==> flow/design.v <==
`timescale 1ns / 1ps
module PCPU(
	input clock,
	input enable,
	input reset,
	input start,
	input [15:0] d_datain,
	input [15:0] i_datain,
	input [3:0] select_y,
	output wire [7:0] d_addr,
	output wire [15:0] d_dataout,
	output wire d_we,
	output wire [7:0] i_addr,
	output reg [15:0] y
);
reg state,next_state;
reg [7:0] pc;
reg [15:0] id_ir,ex_ir,mem_ir,wb_ir;
reg [15:0] reg_A, reg_B, reg_C, reg_C1, smdr, smdr1, ALUo; 
reg dw, zf, nf, cf, cin;
reg [15:0] gr[0:7];
assign d_dataout = smdr1;
assign d_we = dw;
assign d_addr = reg_C[7:0];
assign i_addr = pc;
always @(posedge clock or negedge reset)
	begin
		if (!reset)
			state <= 1'b0;
		else
			state <= next_state;
	end
always @(*)
	begin
		case (state)
			1'b0 : 
				if ((enable == 1'b1) && (start == 1'b1))  
					next_state <= 1'b1;
				else	
					next_state <= 1'b0;
			1'b1 :
				if ((enable == 1'b0) || (wb_ir[15:11] == 5'b00001)) 
					next_state <= 1'b0;
				else
					next_state <= 1'b1;
		endcase
	end
always @(posedge clock or negedge reset)
	begin
		if (!reset)
			begin
				id_ir <= 16'b0000_0000_0000_0000;
				pc <= 8'b0000_0000;
			end
		else if (state ==1'b1)
			begin	
            if((ex_ir[15:11] == 5'b11010 && zf == 1'b1) || (ex_ir[15:11] == 5'b11100 && nf == 1'b1)
				    ||(ex_ir[15:11] == 5'b11011 && zf == 1'b0) || (ex_ir[15:11] == 5'b11101 && nf == 1'b0)
					 ||(ex_ir[15:11] == 5'b11110 && cin == 1'b1) || (ex_ir[15:11] == 5'b11111 && cin == 1'b0)
					 || ex_ir[15:11] == 5'b11001)
					begin
					   pc <= ALUo[7:0];
					   id_ir <= 16'b0; 
				   end
				else if(id_ir[15:11] == 5'b11000)
				   begin
                  pc <= id_ir[7:0];	 
					   id_ir <= 16'b0;
               end
				else if(id_ir[15:11] == 5'b00001)  
					begin 
					   pc <= pc; 
					   id_ir <= id_ir; 
					end		
				else if((id_ir[15:11] == 5'b00010)&&(i_datain[15:11]!=5'b11000)&&(i_datain[15:11]!=5'b00000)&&(i_datain[15:11]!=5'b00001)) 
		         begin
		           if((id_ir[10:8]==i_datain[2:0])&&((i_datain[15:11]==5'b01000)||(i_datain[15:11]==5'b10001)
					   ||(i_datain[15:11]==5'b01010)||(i_datain[15:11]==5'b10010)||(i_datain[15:11]==5'b01100)||(i_datain[15:11]==5'b01101)
						||(i_datain[15:11]==5'b01110)||(i_datain[15:11]==5'b01111)))
			           begin
			             pc <= pc;
			             id_ir <= 16'b0;
			           end
			        else if((id_ir[10:8]==i_datain[6:4])&&((i_datain[15:11]==5'b00010)||(i_datain[15:11]==5'b00011)||(i_datain[15:11]==5'b01000)
				      ||(i_datain[15:11]==5'b10001)||(i_datain[15:11]==5'b01010)||(i_datain[15:11]==5'b10010)||(i_datain[15:11]==5'b01101)
						||(i_datain[15:11]==5'b01110)||(i_datain[15:11]==5'b01111)||(i_datain[15:11]==5'b01100)||(i_datain[15:11]==5'b00100)
						||(i_datain[15:11]==5'b00110)||(i_datain[15:11]==5'b00101)||(i_datain[15:11]==5'b00111)))
			           begin
			             pc <= pc;
			             id_ir <= 16'b0;
			           end
		           else if((id_ir[10:8]==i_datain[10:8])&&((i_datain[15:11]==5'b00011)||(i_datain[15:11]==5'b10000)
				      ||(i_datain[15:11]==5'b01011)||(i_datain[15:11]==5'b11001)||(i_datain[15:11]==5'b11010)||(i_datain[15:11]==5'b11011)
					   ||(i_datain[15:11]==5'b11100)||(i_datain[15:11]==5'b11101)||(i_datain[15:11]==5'b11110)||(i_datain[15:11]==5'b11111)||(i_datain[15:11]==5'b01001)))
			           begin
			             pc <= pc;
			             id_ir <= 16'b0;
			           end
					  else
					     begin
						    pc <= pc + 1'b1;
			             id_ir <= i_datain;
						  end
				   end
				else
				   begin
					   pc <= pc + 1'b1;
					   id_ir <= i_datain;
					end
			end
         else if(state==1'b0)
				begin
				   id_ir <= id_ir;
					pc <= pc;
				end			
	end
always @(posedge clock or negedge reset)
	begin
		if (!reset)
			begin
				ex_ir <= 16'b0000_0000_0000_0000;
				reg_A <= 16'b0000_0000_0000_0000;
				reg_B <= 16'b0000_0000_0000_0000; 
				smdr <= 16'b0000_0000_0000_0000;
			end
		else if(state == 1'b1 && ((ex_ir[15:11]==5'b11010 && zf==1'b1) ||(ex_ir[15:11]==5'b11011 && zf==1'b0) 
		      ||(ex_ir[15:11]==5'b11100 && nf==1'b1) || (ex_ir[15:11]==5'b11101 && nf==1'b0) ||(ex_ir[15:11]==5'b11110 && cin==1'b1)
            ||(ex_ir[15:11]==5'b11111 && cin==1'b0) || ex_ir[15:11]==5'b11001))
              ex_ir <= 16'b0;
      else if (state == 1'b1)
			begin
				ex_ir <= id_ir;
				if ((id_ir[15:11] == 5'b11010) || (id_ir[15:11] == 5'b11011) || (id_ir[15:11] == 5'b11100) || (id_ir[15:11] == 5'b11101) 
				  || (id_ir[15:11] == 5'b11110) || (id_ir[15:11] == 5'b11111) || (id_ir[15:11] == 5'b10000) || (id_ir[15:11] == 5'b01001) 
				  || (id_ir[15:11] == 5'b01011) || (id_ir[15:11] == 5'b11001)) 
				  begin
				   if(id_ir[10:8]==ex_ir[10:8]&&(ex_ir[15:11] == 5'b01000 || ex_ir[15:11] == 5'b10000 || ex_ir[15:11] == 5'b01001 || ex_ir[15:11] == 5'b01010
						  || ex_ir[15:11] == 5'b01011 || ex_ir[15:11] == 5'b10001 || ex_ir[15:11] == 5'b10010 || ex_ir[15:11] == 5'b01101 
						  || ex_ir[15:11] == 5'b01110 || ex_ir[15:11] == 5'b01111 || ex_ir[15:11] == 5'b00100 || ex_ir[15:11] == 5'b00110
						  || ex_ir[15:11] == 5'b00101 || ex_ir[15:11] == 5'b00111 ))
					   reg_A <= ALUo; 
					else if(id_ir[10:8] == mem_ir[10:8]&&(mem_ir[15:11] == 5'b01000 || mem_ir[15:11] == 5'b10000 || mem_ir[15:11] == 5'b01001 
						    || mem_ir[15:11] == 5'b01010 || mem_ir[15:11] == 5'b01011 || mem_ir[15:11] == 5'b10001 
							 || mem_ir[15:11] == 5'b10010 || mem_ir[15:11] == 5'b01101 || mem_ir[15:11] == 5'b01110 || mem_ir[15:11] == 5'b01111 
							 || mem_ir[15:11] == 5'b00100 || mem_ir[15:11] == 5'b00110 || mem_ir[15:11] == 5'b00101 || mem_ir[15:11] == 5'b00111 
							 || mem_ir[15:11] == 5'b00010))
						     begin
							     if(mem_ir[15:11]==5'b00010)   
		                       reg_A <= d_datain;
		                    else
	                          reg_A <= reg_C;  
                       end
               else if(wb_ir[10:8] == id_ir[10:8]&&(wb_ir[15:11] == 5'b01000 || wb_ir[15:11] == 5'b10000 || wb_ir[15:11] == 5'b01001 || wb_ir[15:11] == 5'b01010
						    || wb_ir[15:11] == 5'b01011 || wb_ir[15:11] == 5'b10001 || wb_ir[15:11] == 5'b10010 || wb_ir[15:11] == 5'b01101 
						    || wb_ir[15:11] == 5'b01110 || wb_ir[15:11] == 5'b01111 || wb_ir[15:11] == 5'b00100 || wb_ir[15:11] == 5'b00110
						    || wb_ir[15:11] == 5'b00101 || wb_ir[15:11] == 5'b00111 || wb_ir[15:11] == 5'b00010 ))
                       reg_A <= reg_C1;					
					else
					   reg_A <= gr[(id_ir[10:8])]; 
				  end
				else if(id_ir[15:11] == 5'b00010 || id_ir[15:11] == 5'b00011 || id_ir[15:11] == 5'b01000 || id_ir[15:11] == 5'b01010 
				        || id_ir[15:11] == 5'b10001 || id_ir[15:11] == 5'b10010 || id_ir[15:11] == 5'b01100 || id_ir[15:11] == 5'b01101 
						  || id_ir[15:11] == 5'b01110 || id_ir[15:11] == 5'b01111 || id_ir[15:11] == 5'b00100 || id_ir[15:11] == 5'b00110 
						  || id_ir[15:11] == 5'b00101 || id_ir[15:11] == 5'b00111) 
				    begin
					   if( (ex_ir[15:11] == 5'b01000 || ex_ir[15:11] == 5'b10000 || ex_ir[15:11] == 5'b01001 || ex_ir[15:11] == 5'b01010
						  || ex_ir[15:11] == 5'b01011 || ex_ir[15:11] == 5'b10001 || ex_ir[15:11] == 5'b10010 || ex_ir[15:11] == 5'b01101 
						  || ex_ir[15:11] == 5'b01110 || ex_ir[15:11] == 5'b01111 || ex_ir[15:11] == 5'b00100 || ex_ir[15:11] == 5'b00110
						  || ex_ir[15:11] == 5'b00101 || ex_ir[15:11] == 5'b00111 )&& ex_ir[10:8] == id_ir[6:4])
						    reg_A <= ALUo;
						else if( (mem_ir[15:11] == 5'b01000 || mem_ir[15:11] == 5'b10000 || mem_ir[15:11] == 5'b01001 
						      || mem_ir[15:11] == 5'b01010 || mem_ir[15:11] == 5'b01011 || mem_ir[15:11] == 5'b10001 
							   || mem_ir[15:11] == 5'b10010 || mem_ir[15:11] == 5'b01101 || mem_ir[15:11] == 5'b01110 || mem_ir[15:11] == 5'b01111 
							   || mem_ir[15:11] == 5'b00100 || mem_ir[15:11] == 5'b00110 || mem_ir[15:11] == 5'b00101 || mem_ir[15:11] == 5'b00111 
							   || mem_ir[15:11] == 5'b00010)&& mem_ir[10:8] == id_ir[6:4])
							     if(mem_ir[15:11]==5'b00010)
	                          reg_A <= d_datain;
	                       else
							        reg_A <= reg_C;
						else if( (wb_ir[15:11] == 5'b01000 || wb_ir[15:11] == 5'b10000 || wb_ir[15:11] == 5'b01001 || wb_ir[15:11] == 5'b01010
						    || wb_ir[15:11] == 5'b01011 || wb_ir[15:11] == 5'b10001 || wb_ir[15:11] == 5'b10010 || wb_ir[15:11] == 5'b01101 
						    || wb_ir[15:11] == 5'b01110 || wb_ir[15:11] == 5'b01111 || wb_ir[15:11] == 5'b00100 || wb_ir[15:11] == 5'b00110
						    || wb_ir[15:11] == 5'b00101 || wb_ir[15:11] == 5'b00111 || wb_ir[15:11] == 5'b00010 )&& wb_ir[10:8] == id_ir[6:4])
							 reg_A <= reg_C1;
						else
						    reg_A <= gr[id_ir[6:4]]; 
					 end	
			   else if((mem_ir[15:11]==5'b11010 && zf==1'b1) ||(mem_ir[15:11]==5'b11011 && zf==1'b0) 
		          ||(mem_ir[15:11]==5'b11100 && nf==1'b1) || (mem_ir[15:11]==5'b11101 && nf==1'b0) ||(mem_ir[15:11]==5'b11110 && cin==1'b1)
                ||(mem_ir[15:11]==5'b11111 && cin==1'b0) || mem_ir[15:11]==5'b11001)
                    reg_A <= 16'b0;  
				else if(id_ir[15:11] == 5'b11000)
					reg_A <= 16'b0;
				else
					reg_A <= gr[id_ir[6:4]]; 
				if (id_ir[15:11] == 5'b00010 || id_ir[15:11] == 5'b00011 || id_ir[15:11] == 5'b00100 || (id_ir[15:11] == 5'b00110) 
				  || (id_ir[15:11] == 5'b00101) || (id_ir[15:11] == 5'b00111))
					reg_B <= {12'b0000_0000_0000, id_ir[3:0]}; 
				else if ((id_ir[15:11] == 5'b11010) || (id_ir[15:11] == 5'b11011) || (id_ir[15:11] == 5'b11100) || (id_ir[15:11] == 5'b11101)
				      || (id_ir[15:11] == 5'b11110) || (id_ir[15:11] == 5'b11111)
				      || (id_ir[15:11] == 5'b01001) || (id_ir[15:11] == 5'b01011) || (id_ir[15:11] == 5'b11001))
					reg_B <= {8'b0000_0000, id_ir[7:0]}; 
				else if(id_ir[15:11] == 5'b10000)
				   reg_B <= {id_ir[7:0], 8'b0000_0000}; 
				else if(id_ir[15:11] == 5'b01000 || id_ir[15:11] == 5'b01010 || id_ir[15:11] == 5'b10001 || id_ir[15:11] == 5'b10010 
				    || id_ir[15:11] == 5'b01100 || id_ir[15:11] == 5'b01101 || id_ir[15:11] == 5'b01110 || id_ir[15:11] == 5'b01111)
				   begin
					   if( (ex_ir[15:11] == 5'b01000 || ex_ir[15:11] == 5'b10000 || ex_ir[15:11] == 5'b01001 || ex_ir[15:11] == 5'b01010
						  || ex_ir[15:11] == 5'b01011 || ex_ir[15:11] == 5'b10001 || ex_ir[15:11] == 5'b10010 || ex_ir[15:11] == 5'b01101 
						  || ex_ir[15:11] == 5'b01110 || ex_ir[15:11] == 5'b01111 || ex_ir[15:11] == 5'b00100 || ex_ir[15:11] == 5'b00110
						  || ex_ir[15:11] == 5'b00101 || ex_ir[15:11] == 5'b00111 )&& ex_ir[10:8] == id_ir[2:0])
						    reg_B <= ALUo;
						else if( (mem_ir[15:11] == 5'b01000 || mem_ir[15:11] == 5'b10000 || mem_ir[15:11] == 5'b01001 
						   || mem_ir[15:11] == 5'b00010 || mem_ir[15:11] == 5'b01010 || mem_ir[15:11] == 5'b01011 || mem_ir[15:11] == 5'b10001 
							|| mem_ir[15:11] == 5'b10010 || mem_ir[15:11] == 5'b01101 || mem_ir[15:11] == 5'b01110 || mem_ir[15:11] == 5'b01111
							|| mem_ir[15:11] == 5'b00100 || mem_ir[15:11] == 5'b00110 || mem_ir[15:11] == 5'b00101 || mem_ir[15:11] == 5'b00111 )
							&& mem_ir[10:8] == id_ir[2:0])
                      begin
		                   if(mem_ir[15:11]==5'b00010)
		                       reg_B <= d_datain;
		                   else
		                       reg_B <= reg_C;
                      end
						else if( (wb_ir[15:11] == 5'b01000 || wb_ir[15:11] == 5'b10000 || wb_ir[15:11] == 5'b01001 || wb_ir[15:11] == 5'b01010
						   || wb_ir[15:11] == 5'b01011 || wb_ir[15:11] == 5'b10001 || wb_ir[15:11] == 5'b10010 || wb_ir[15:11] == 5'b01101 
						   || wb_ir[15:11] == 5'b01110 || wb_ir[15:11] == 5'b01111 || wb_ir[15:11] == 5'b00100 || wb_ir[15:11] == 5'b00110
						   || wb_ir[15:11] == 5'b00101 || wb_ir[15:11] == 5'b00111 || wb_ir[15:11] == 5'b00010)&& wb_ir[10:8] == id_ir[2:0])
							 reg_B <= reg_C1;
						else
						    reg_B <= gr[id_ir[2:0]]; 
					 end
				else if((mem_ir[15:11]==5'b11010 && zf==1'b1) ||(mem_ir[15:11]==5'b11011 && zf==1'b0) 
		          ||(mem_ir[15:11]==5'b11100 && nf==1'b1) || (mem_ir[15:11]==5'b11101 && nf==1'b0) ||(mem_ir[15:11]==5'b11110 && cin==1'b1)
                ||(mem_ir[15:11]==5'b11111 && cin==1'b0) || mem_ir[15:11]==5'b11001)
                    reg_B <= 16'b0; 
				else if(id_ir[15:11] == 5'b11000)
				   reg_B <= 16'b0;
				else
					reg_B <= gr[id_ir[2:0]]; 
			   if (id_ir[15:11] == 5'b00011)
				   begin
					  if(id_ir[10:8] == ex_ir[10:8] && (ex_ir[15:11] == 5'b01000 || ex_ir[15:11] == 5'b10000 || ex_ir[15:11] == 5'b01001 
					     || ex_ir[15:11] == 5'b01010 || ex_ir[15:11] == 5'b01011 || ex_ir[15:11] == 5'b10001 || ex_ir[15:11] == 5'b10010 
					     || ex_ir[15:11] == 5'b01101 || ex_ir[15:11] == 5'b01110 || ex_ir[15:11] == 5'b01111 || ex_ir[15:11] == 5'b00100 
					     || ex_ir[15:11] == 5'b00110 || ex_ir[15:11] == 5'b00101 || ex_ir[15:11] == 5'b00111 ))
						   smdr <= ALUo;
					  else if(id_ir[10:8] == mem_ir[10:8] && (mem_ir[15:11] == 5'b01000 || mem_ir[15:11] == 5'b10000 
					     || mem_ir[15:11] == 5'b01001 || mem_ir[15:11] == 5'b01010 || mem_ir[15:11] == 5'b01011 || mem_ir[15:11] == 5'b10001 
						  || mem_ir[15:11] == 5'b10010 || mem_ir[15:11] == 5'b01101 || mem_ir[15:11] == 5'b01110 || mem_ir[15:11] == 5'b01111
						  || mem_ir[15:11] == 5'b00100 || mem_ir[15:11] == 5'b00110 || mem_ir[15:11] == 5'b00101 || mem_ir[15:11] == 5'b00111
						  || mem_ir[15:11] == 5'b00010))
						   begin
		                  if(mem_ir[15:11]==5'b00010)
		                      smdr <= d_datain;
		                  else
		                      smdr <= reg_C;                  
                     end
					  else if(id_ir[10:8] == wb_ir[10:8] && (wb_ir[15:11] == 5'b01000 || wb_ir[15:11] == 5'b10000 
					     || wb_ir[15:11] == 5'b00010 || wb_ir[15:11] == 5'b01001 || wb_ir[15:11] == 5'b01010 || wb_ir[15:11] == 5'b01011 
						  || wb_ir[15:11] == 5'b10001 || wb_ir[15:11] == 5'b10010 || wb_ir[15:11] == 5'b01101 || wb_ir[15:11] == 5'b01110 
						  || wb_ir[15:11] == 5'b01111 || wb_ir[15:11] == 5'b00100 || wb_ir[15:11] == 5'b00110 || wb_ir[15:11] == 5'b00101 
						  || wb_ir[15:11] == 5'b00111 ))
						   smdr <= reg_C1;
					  else
					      smdr <= gr[id_ir[10:8]];
					end
				else
				    smdr <= gr[id_ir[10:8]];
			end
   end
reg signed [15:0] reg_A1; 
always @(*)
begin
  reg_A1 <= reg_A;
end
always @(*)
	begin
	  if(ex_ir[15:11] == 5'b01000 || ex_ir[15:11] == 5'b10000 || ex_ir[15:11] == 5'b01001) 
	     {cf, ALUo} <= reg_A + reg_B;
	  else if(ex_ir[15:11] == 5'b01100 || (ex_ir[15:11] == 5'b01010) || (ex_ir[15:11] == 5'b01011))
	     {cf, ALUo} <= reg_A - reg_B;
	  else if(ex_ir[15:11] == 5'b10001)
	     {cf, ALUo} <= reg_A + reg_B + cin;
	  else if(ex_ir[15:11] == 5'b10010)
	     {cf, ALUo} <= reg_A - reg_B - cin;
     else if(ex_ir[15:11] == 5'b01101)
        {cf, ALUo} <= reg_A & reg_B; 	  
	  else if(ex_ir[15:11] == 5'b01110)
	     {cf, ALUo} <= reg_A | reg_B;
	  else if(ex_ir[15:11] == 5'b01111)
	     {cf, ALUo} <= reg_A ^ reg_B;
	  else if(ex_ir[15:11] == 5'b00100)
	     {cf, ALUo} <= reg_A << reg_B;
	  else if(ex_ir[15:11] == 5'b00110)
	     {cf, ALUo} <= reg_A >> reg_B;
	  else if(ex_ir[15:11] == 5'b00101)
	     {cf, ALUo} <= reg_A <<< reg_B;
	  else if(ex_ir[15:11] == 5'b00111)
	     {cf, ALUo} <= reg_A1 >>> reg_B;
	  else if(ex_ir[15:11] == 5'b00010 || ex_ir[15:11] == 5'b00011 
	         || ex_ir[15:11] == 5'b11100 || ex_ir[15:11] == 5'b11101 || ex_ir[15:11] == 5'b11010 || ex_ir[15:11] == 5'b11011
				|| ex_ir[15:11] == 5'b11110 || ex_ir[15:11] == 5'b11111 || ex_ir[15:11] == 5'b11001)
		  {cf, ALUo} <= reg_A + reg_B;
	  else 
	     {cf, ALUo} <= 17'b0;
	end		
always @(posedge clock or negedge reset)
	begin
		if (!reset)
			begin
				mem_ir <= 16'b0000_0000_0000_0000;
				reg_C <= 16'b0000_0000_0000_0000;
				smdr1 <= 16'b0000_0000_0000_0000;
				zf <= 1'b0;
				nf <= 1'b0;
				cin <= 1'b0;
				dw <= 1'b0;
			end	
	   else if (state == 1'b1)
			begin
				mem_ir <= ex_ir;
				reg_C <= ALUo;
				if ((ex_ir[15:11] == 5'b01000) || (ex_ir[15:11] == 5'b01100) || (ex_ir[15:11] == 5'b10000) || (ex_ir[15:11] == 5'b01001) 
				 || (ex_ir[15:11] == 5'b10001) || (ex_ir[15:11] == 5'b01010) || (ex_ir[15:11] == 5'b01011) || (ex_ir[15:11] == 5'b10010))
					begin
						if (ALUo == 16'b0000_0000_0000_0000)
							zf <= 1'b1; 
						else
							zf <= 1'b0;
						if (ALUo[15] == 1'b1) 
							nf <= 1'b1;
						else
							nf <= 1'b0;
					end
				else
				  begin
				     zf <= zf;
					  nf <= nf;
				  end
				if ((ex_ir[15:11] == 5'b01000) || (ex_ir[15:11] == 5'b10000) || (ex_ir[15:11] == 5'b01001) || (ex_ir[15:11] == 5'b10001)
				 || (ex_ir[15:11] == 5'b01010) || (ex_ir[15:11] == 5'b01011) || (ex_ir[15:11] == 5'b10010))					
					  cin <= cf;
				else
					  cin <= cin; 
				if (ex_ir[15:11] == 5'b00011)
					begin
						dw <= 1'b1; 
						smdr1 <= smdr;
					end
				else
				   begin
					   dw <= 1'b0;
						smdr1 <= 16'b0;
					end
			end
   end	  
always @(posedge clock or negedge reset)
	begin
		if (!reset)
			begin
				wb_ir <= 16'b0000_0000_0000_0000;
				reg_C1 <= 16'b0000_0000_0000_0000;
			end	
		else if (state == 1'b1)
			begin
				wb_ir <= mem_ir;
				if (mem_ir[15:11] == 5'b00010)
						reg_C1 <= d_datain;
				else
						reg_C1 <= reg_C;
			end
   end		
always @(posedge clock or negedge reset)
	begin
		if (!reset)
			begin
				gr[7] <= 16'b0000_0000_0000_0000;
				gr[6] <= 16'b0000_0000_0000_0000;
				gr[5] <= 16'b0000_0000_0000_0000;
				gr[4] <= 16'b0000_0000_0000_0000;
				gr[3] <= 16'b0000_0000_0000_0000;
				gr[2] <= 16'b0000_0000_0000_0000;
				gr[1] <= 16'b0000_0000_0000_0000;
				gr[0] <= 16'b0000_0000_0000_0000;
			end	
		else if (state == 1'b1)
			begin
				if ((wb_ir[15:11] == 5'b00010) || (wb_ir[15:11] == 5'b01000) || (wb_ir[15:11] == 5'b10000) || (wb_ir[15:11] == 5'b01001)
				 || (wb_ir[15:11] == 5'b10001) || (wb_ir[15:11] == 5'b01010) || (wb_ir[15:11] == 5'b01011) || (wb_ir[15:11] == 5'b10010)
				 ||(wb_ir[15:11] == 5'b01101) ||(wb_ir[15:11] == 5'b01110) ||(wb_ir[15:11] == 5'b01111) || (wb_ir[15:11] == 5'b00100)
				 ||(wb_ir[15:11] == 5'b00110) ||(wb_ir[15:11] == 5'b00101) || (wb_ir[15:11] == 5'b00111))
					gr[wb_ir[10:8]] <= reg_C1; 
				else
				   gr[wb_ir[10:8]] <= gr[wb_ir[10:8]];
			end
   end		
always @(*)
begin
	case(select_y)
		4'b0000: y <= pc;
		4'b0001: y <= id_ir;
		4'b0010: y <= reg_A;
		4'b0011: y <= reg_B;
		4'b0100: y <= reg_C;
		4'b0101: y <= reg_C1;
		4'b0110: y <= {15'b000000000000000,zf};
		4'b0111: y <= {15'b000000000000000,cin};
		4'b1000: y <= {15'b000000000000000,nf};
		4'b1001: y <= gr[1];
		4'b1010: y <= gr[2];
		4'b1011: y <= gr[3];
		4'b1100: y <= gr[4];
		4'b1101: y <= gr[5];
		4'b1110: y <= gr[6];
		4'b1111: y <= gr[7];
endcase
end
endmodule
# --- Tool chain data of PCPU ---
# What the tools print for PCPU, step after step.
# Lines are those of the file above, counted from 1.
# Operators carry their Yosys type and port widths (W data, S select, Z words).
# Library cell names are shortened.
setup:
  top_module: "PCPU"
  clk_port: "clock"
  cell_library: "sky130hd"
  pvt_corner: "tt_025C_1v80"

# --- After elaboration ---
# Source: Yosys, flattened and elaborated. Widths are those after wreduce. Registers that Yosys merges into a memory's read port (data or address) are not register bits. Print and check cells do not count.
op_classes:
  addsub: 5
  eq_ne: 174
  n_shift: 4
  mux: 88
  logic: 9
  reduce_and_logical: 237
op_table:
  columns: ["operator", "n"]
  rows:
  - ["$mux W16", 58]
  - ["$pmux W16 S8", 3]
  - ["$pmux W16 S16", 1]
  - ["$eq A5 B5 Y1 const B", 44]
  - ["$mux W17", 12]
  - ["$eq A5 B4 Y1 const B", 38]
  - ["$logic_or A1 B1 Y1", 186]
  - ["$pmux W16 S7", 1]
  - ["$eq A5 B3 Y1 const B", 20]
  - ["$mux W8", 7]
  - ["$eq A3 B3 Y1 const B", 16]
  - ["$eq A5 B2 Y1 const B", 8]
  - ["$eq A3 B3 Y1", 13]
  - ["$eq A4 B4 Y1 const B", 8]
  - ["$logic_and A1 B1 Y1", 30]
  - ["$reduce_and A2 Y1", 12]
  - ["$eq A3 B2 Y1 const B", 8]
  - ["$add A16 B16 Y17", 1]
  - ["$sub A16 B16 Y17", 1]
  - ["$shl A16 B16 Y17", 1]
  - ["$shr A16 B16 Y17", 1]
  - ["$sshl A16 B16 Y17", 1]
  - ["$sshr A16 B16 Y17", 1]
  - ["$add A17 B1 Y17", 1]
  - ["$sub A17 B1 Y17", 1]
  - ["$and A16 B16 Y16", 1]
  - ["$or A16 B16 Y16", 1]
  - ["$xor A16 B16 Y16", 1]
# Other operator kinds: 19; their cells: 41.
word_totals:
  reg_bits: 301
  out_inout_bits: 49
  word_cells: 541

# --- Longest topological paths ---
# Longest topological path by Yosys (ltp), each cell counted once; first at word level (registers and memories cut), then after technology mapping (sequential cells cut; the memories' decode and read muxes count).
depth:
  ltp_word: 26
  abc_area: 1
  depth_mapped: 32
  ltp_nobuf: 29

# --- Synthesis result ---
# Source: synth_stat.txt of the flow (Yosys; design flattened, memories mapped). It holds for the ABC_AREA given above (unset counts as 0); a run with the other value may have another netlist.
# The area totals of this step are shown rounded.
synth_totals:
  cell_count: 3950
  synth_area_um2: 25300
  seq_area_um2: 6930
  flip_flops: 277
  buf_cells: 218
types:
  columns: ["cell", "n"]
  rows:
  - ["dfrtp_1", 277]
  - ["nand2_1", 978]
  - ["o21ai_0", 427]
  - ["inv_1", 421]
  - ["nand3_1", 285]
  - ["o22ai_1", 208]
  - ["a21oi_1", 221]
  - ["nor2_1", 274]
  - ["ha_1", 53]
  - ["clkbuf_1", 136]
  - ["a221oi_1", 53]
  - ["o211ai_1", 42]
  - ["o21ai_1", 56]
  - ["o221ai_1", 26]
  - ["nand4_1", 34]
  - ["xor2_1", 24]
  - ["buf_2", 41]
  - ["nor3_1", 37]
# Other cell types: 49; their cells: 357.

# --- Path before layout ---
# OpenSTA on the mapped netlist: ideal clock, no wires. The path of least setup slack (recovery checks aside). Input and output delay are each 20% of the period. Register names are those of the netlist, which keeps one name where synthesis merged equal registers.
synth_timing:
  path_type: "reg2reg"
  from: "register reg_B[2]"
  to: "register reg_A[11]"
  tclk_ns: 5.5
  setup_ns: 0.131
  launch_ns: 0.000
  arrival_ns: 3.381
  required_ns: 5.369
  path_slack_ns: 1.988
  delay_ns: 3.512
  stages: 29
  period_less_setup_slack_ns: 3.512
# "delay_ns" = arrival - input delay + setup time.
# "stages": output pins that drive a net of the path, with the launching flip-flop's if there is one; two outputs of one cell count as two.
# "period_less_setup_slack_ns" is the clock period less the worst setup slack; recovery checks do not enter. This is arithmetic on one report: input and output delays are still those of the set period (20% each).
# The rows between start and end are the longest chain of elaborated cells between them; the timing report does not say that the signal goes this way. Where chains are equally long, one stands for them.
# A line is the first line of the expression or statement that the cell stems from. Yosys adds cells for indexed reads and writes and turns some case tables into memories.
# At most two assigning lines are given for a register; there are more.
synth_between:
  cell_sequence: "dfrtp_1 > clkbuf_1 > inv_2 > clkbuf_1 > clkbuf_1 > ha_1 > buf_6 > inv_4 > nand3b_1 > nand3_2 > nand2_2 > nand2_4 > nand2_2 > nand2_1 > nand2_1 > nand2_2 > nand2_1 > nor2_2 > nand4_1 > nand3_1 > nand2_1 > clkinv_1 > nand2_1 > nand2_1 > nand3_1 > a21oi_1 > nand2_1 > nand3_1 > o21ai_0"
  elab_chain_len: 16
  cone_cells: 24
synth_lines:
  columns: ["element", "line_no", "source"]
  rows:
  - ["start, declared", 19, "reg [15:0] reg_A, reg_B, reg_C, reg_C1, smdr, smdr1, ALUo;"]
  - ["start, assigned", 198, "reg_B <= {12'b0000_0000_0000, id_ir[3:0]};"]
  - ["start, assigned", 202, "reg_B <= {8'b0000_0000, id_ir[7:0]};"]
  - ["$add A16 B16 Y17", 303, "{cf, ALUo} <= reg_A + reg_B;"]
  - ["$mux W17", 300, "else if(ex_ir[15:11] == 5'b00010 || ex_ir[15:11] == 5'b00011"]
  - ["$mux W17", 298, "else if(ex_ir[15:11] == 5'b00111)"]
  - ["$mux W17", 296, "else if(ex_ir[15:11] == 5'b00101)"]
  - ["$mux W17", 294, "else if(ex_ir[15:11] == 5'b00110)"]
  - ["$mux W17", 292, "else if(ex_ir[15:11] == 5'b00100)"]
  - ["$mux W17", 290, "else if(ex_ir[15:11] == 5'b01111)"]
  - ["[2 not listed]", null, null]
  - ["$mux W17", 284, "else if(ex_ir[15:11] == 5'b10010)"]
  - ["$mux W17", 282, "else if(ex_ir[15:11] == 5'b10001)"]
  - ["$mux W17", 280, "else if(ex_ir[15:11] == 5'b01100 || (ex_ir[15:11] == 5'b01010) || (ex_ir[15:11] == 5'b01011))"]
  - ["$mux W17", 278, "if(ex_ir[15:11] == 5'b01000 || ex_ir[15:11] == 5'b10000 || ex_ir[15:11] == 5'b01001)"]
  - ["$mux W16", 166, "if( (ex_ir[15:11] == 5'b01000 || ex_ir[15:11] == 5'b10000 || ex_ir[15:11] == 5'b01001 || ex_ir[15:11] == 5'b01 ..."]
  - ["$mux W16", 161, "else if(id_ir[15:11] == 5'b00010 || id_ir[15:11] == 5'b00011 || id_ir[15:11] == 5'b01000 || id_ir[15:11] == 5' ..."]
  - ["$mux W16", 133, "if ((id_ir[15:11] == 5'b11010) || (id_ir[15:11] == 5'b11011) || (id_ir[15:11] == 5'b11100) || (id_ir[15:11] == ..."]
  - ["end, assigned", 141, "reg_A <= ALUo;"]
  - ["end, assigned", 149, "reg_A <= d_datain;"]
  - ["end, declared", 19, null]

# --- Worst path after layout ---
# Path of least setup slack in the final report of job 1 (OpenROAD, finished layout, wires in). Where an end is a register, its clock arrival counts in the times.
layout_timing:
  path_type: "reg2reg"
  from: "register reg_B[2]"
  to: "register cin"
  tclk_ns: 4.46
  setup_ns: 0.12
  launch_ns: 0.54
  arrival_ns: 4.44
  required_ns: 4.92
  path_slack_ns: 0.49
  stages: 24
# At most two assigning lines are given for a register; there are more.
layout_between:
  cell_sequence: "dfrtp_2 > buf_8 > inv_8 > clkbuf_16 > clkbuf_16 > ha_4 > buf_12 > clkinv_8 > nor3_2 > nand2_1 > o211ai_4 > xor2_4 > buf_6 > nand2_2 > nor2_4 > nand3_2 > nor2_4 > nand3_2 > nor4_4 > a21oi_1 > o21ai_0 > nand4_1 > nor2_1 > a21oi_1"
layout_lines:
  columns: ["element", "line_no", "source"]
  rows:
  - ["start, declared", 19, "reg [15:0] reg_A, reg_B, reg_C, reg_C1, smdr, smdr1, ALUo;"]
  - ["start, assigned", 198, "reg_B <= {12'b0000_0000_0000, id_ir[3:0]};"]
  - ["start, assigned", 202, "reg_B <= {8'b0000_0000, id_ir[7:0]};"]
  - ["end, assigned", 342, "cin <= cf;"]
  - ["end, assigned", 344, "cin <= cin;"]
  - ["end, declared", 20, "reg dw, zf, nf, cf, cin;"]
# No chain of elaborated cells between the ends is given.

Wiki page: PCPU / flow data

Measured results for PCPU: 2 stored runs of the Yosys and OpenROAD flow on sky130hd. The settings differ; the order carries no meaning. The constraints put input and output delay at 20% of the set period each and load the outputs with 0.01 pF.
"worst_path_allowed_less_slack_ns" means the part of the period allowed to the worst setup path (the constraints hold back 20% at inputs and 20% at outputs) less its slack; where the path has registers, the arrival times of their clocks count too.
The results are shown rounded.

--- job 1 ---
==> flow/run.sh <==
#!/bin/bash
# the make line also repeats the synthesis and layout settings of config.mk as NAME=value (left out here)
make -C /OpenROAD-flow-scripts/flow DESIGN_CONFIG=/design/flow/config.mk WORK_HOME=/design/flow/orfs CLKGATE_MAP_FILE= finish
==> flow/config.mk <==
export PLATFORM = sky130hd
export DESIGN_NAME = PCPU
export DESIGN_NICKNAME = PCPU
export VERILOG_FILES = /design/flow/design.v
export SDC_FILE = /design/flow/constraint.sdc
export NUM_CORES = 4
export LEC_CHECK = 0
export ABC_AREA = 1
export CAP_MARGIN = 15
export CELL_PAD_IN_SITES_DETAIL_PLACEMENT = 1
export CELL_PAD_IN_SITES_GLOBAL_PLACEMENT = 3
export CORE_ASPECT_RATIO = 1.06
export CORE_MARGIN = 2
export CORE_UTILIZATION = 29
export CTS_CLUSTER_DIAMETER = 135
export CTS_CLUSTER_SIZE = 28
export GPL_ROUTABILITY_DRIVEN = 0
export GPL_TIMING_DRIVEN = 0
export MAX_ROUTING_LAYER = met5
export PLACE_DENSITY_LB_ADDON = 0.03
export SETUP_SLACK_MARGIN = 0.87
export SLEW_MARGIN = 5
==> flow/constraint.sdc <==
create_clock -name core_clock -period 4.46 [get_ports {clock}]
set_input_delay 0.8920 -clock core_clock [delete_from_list [all_inputs] [get_ports {clock}]]
set_output_delay 0.8920 -clock core_clock [all_outputs]
set_load 0.01 [all_outputs]

==> results, as YAML <==
results:
  worst_setup_slack_ns: 0.489
  design_die_area_um2: 89500
  finalUtil_pct: 37.4
  ys_area_um2: 25300
  setup_tns_ns: 0.000
  worst_path_allowed_less_slack_ns: 3.97
  critical_path_kind: "reg2reg"
  final_cell_area_um2: 32300

--- job 2 ---
==> flow/run.sh <==
#!/bin/bash
# the make line also repeats the synthesis and layout settings of config.mk as NAME=value (left out here)
make -C /OpenROAD-flow-scripts/flow DESIGN_CONFIG=/design/flow/config.mk WORK_HOME=/design/flow/orfs CLKGATE_MAP_FILE= finish
==> flow/config.mk <==
export PLATFORM = sky130hd
export DESIGN_NAME = PCPU
export DESIGN_NICKNAME = PCPU
export VERILOG_FILES = /design/flow/design.v
export SDC_FILE = /design/flow/constraint.sdc
export NUM_CORES = 4
export LEC_CHECK = 0
export CAP_MARGIN = 20
export CORE_MARGIN = 2
export CORE_UTILIZATION = 40
export SETUP_SLACK_MARGIN = 0.16
export SLEW_MARGIN = 20
==> flow/constraint.sdc <==
create_clock -name core_clock -period 5.23 [get_ports {clock}]
set_input_delay 1.0460 -clock core_clock [delete_from_list [all_inputs] [get_ports {clock}]]
set_output_delay 1.0460 -clock core_clock [all_outputs]
set_load 0.01 [all_outputs]

==> results, as YAML <==
results:
  worst_setup_slack_ns: 0.306
  design_die_area_um2: 66400
  finalUtil_pct: 45.8
  ys_area_um2: 25700
  setup_tns_ns: 0.000
  worst_path_allowed_less_slack_ns: 4.92
  critical_path_kind: "reg2reg"
  final_cell_area_um2: 29000
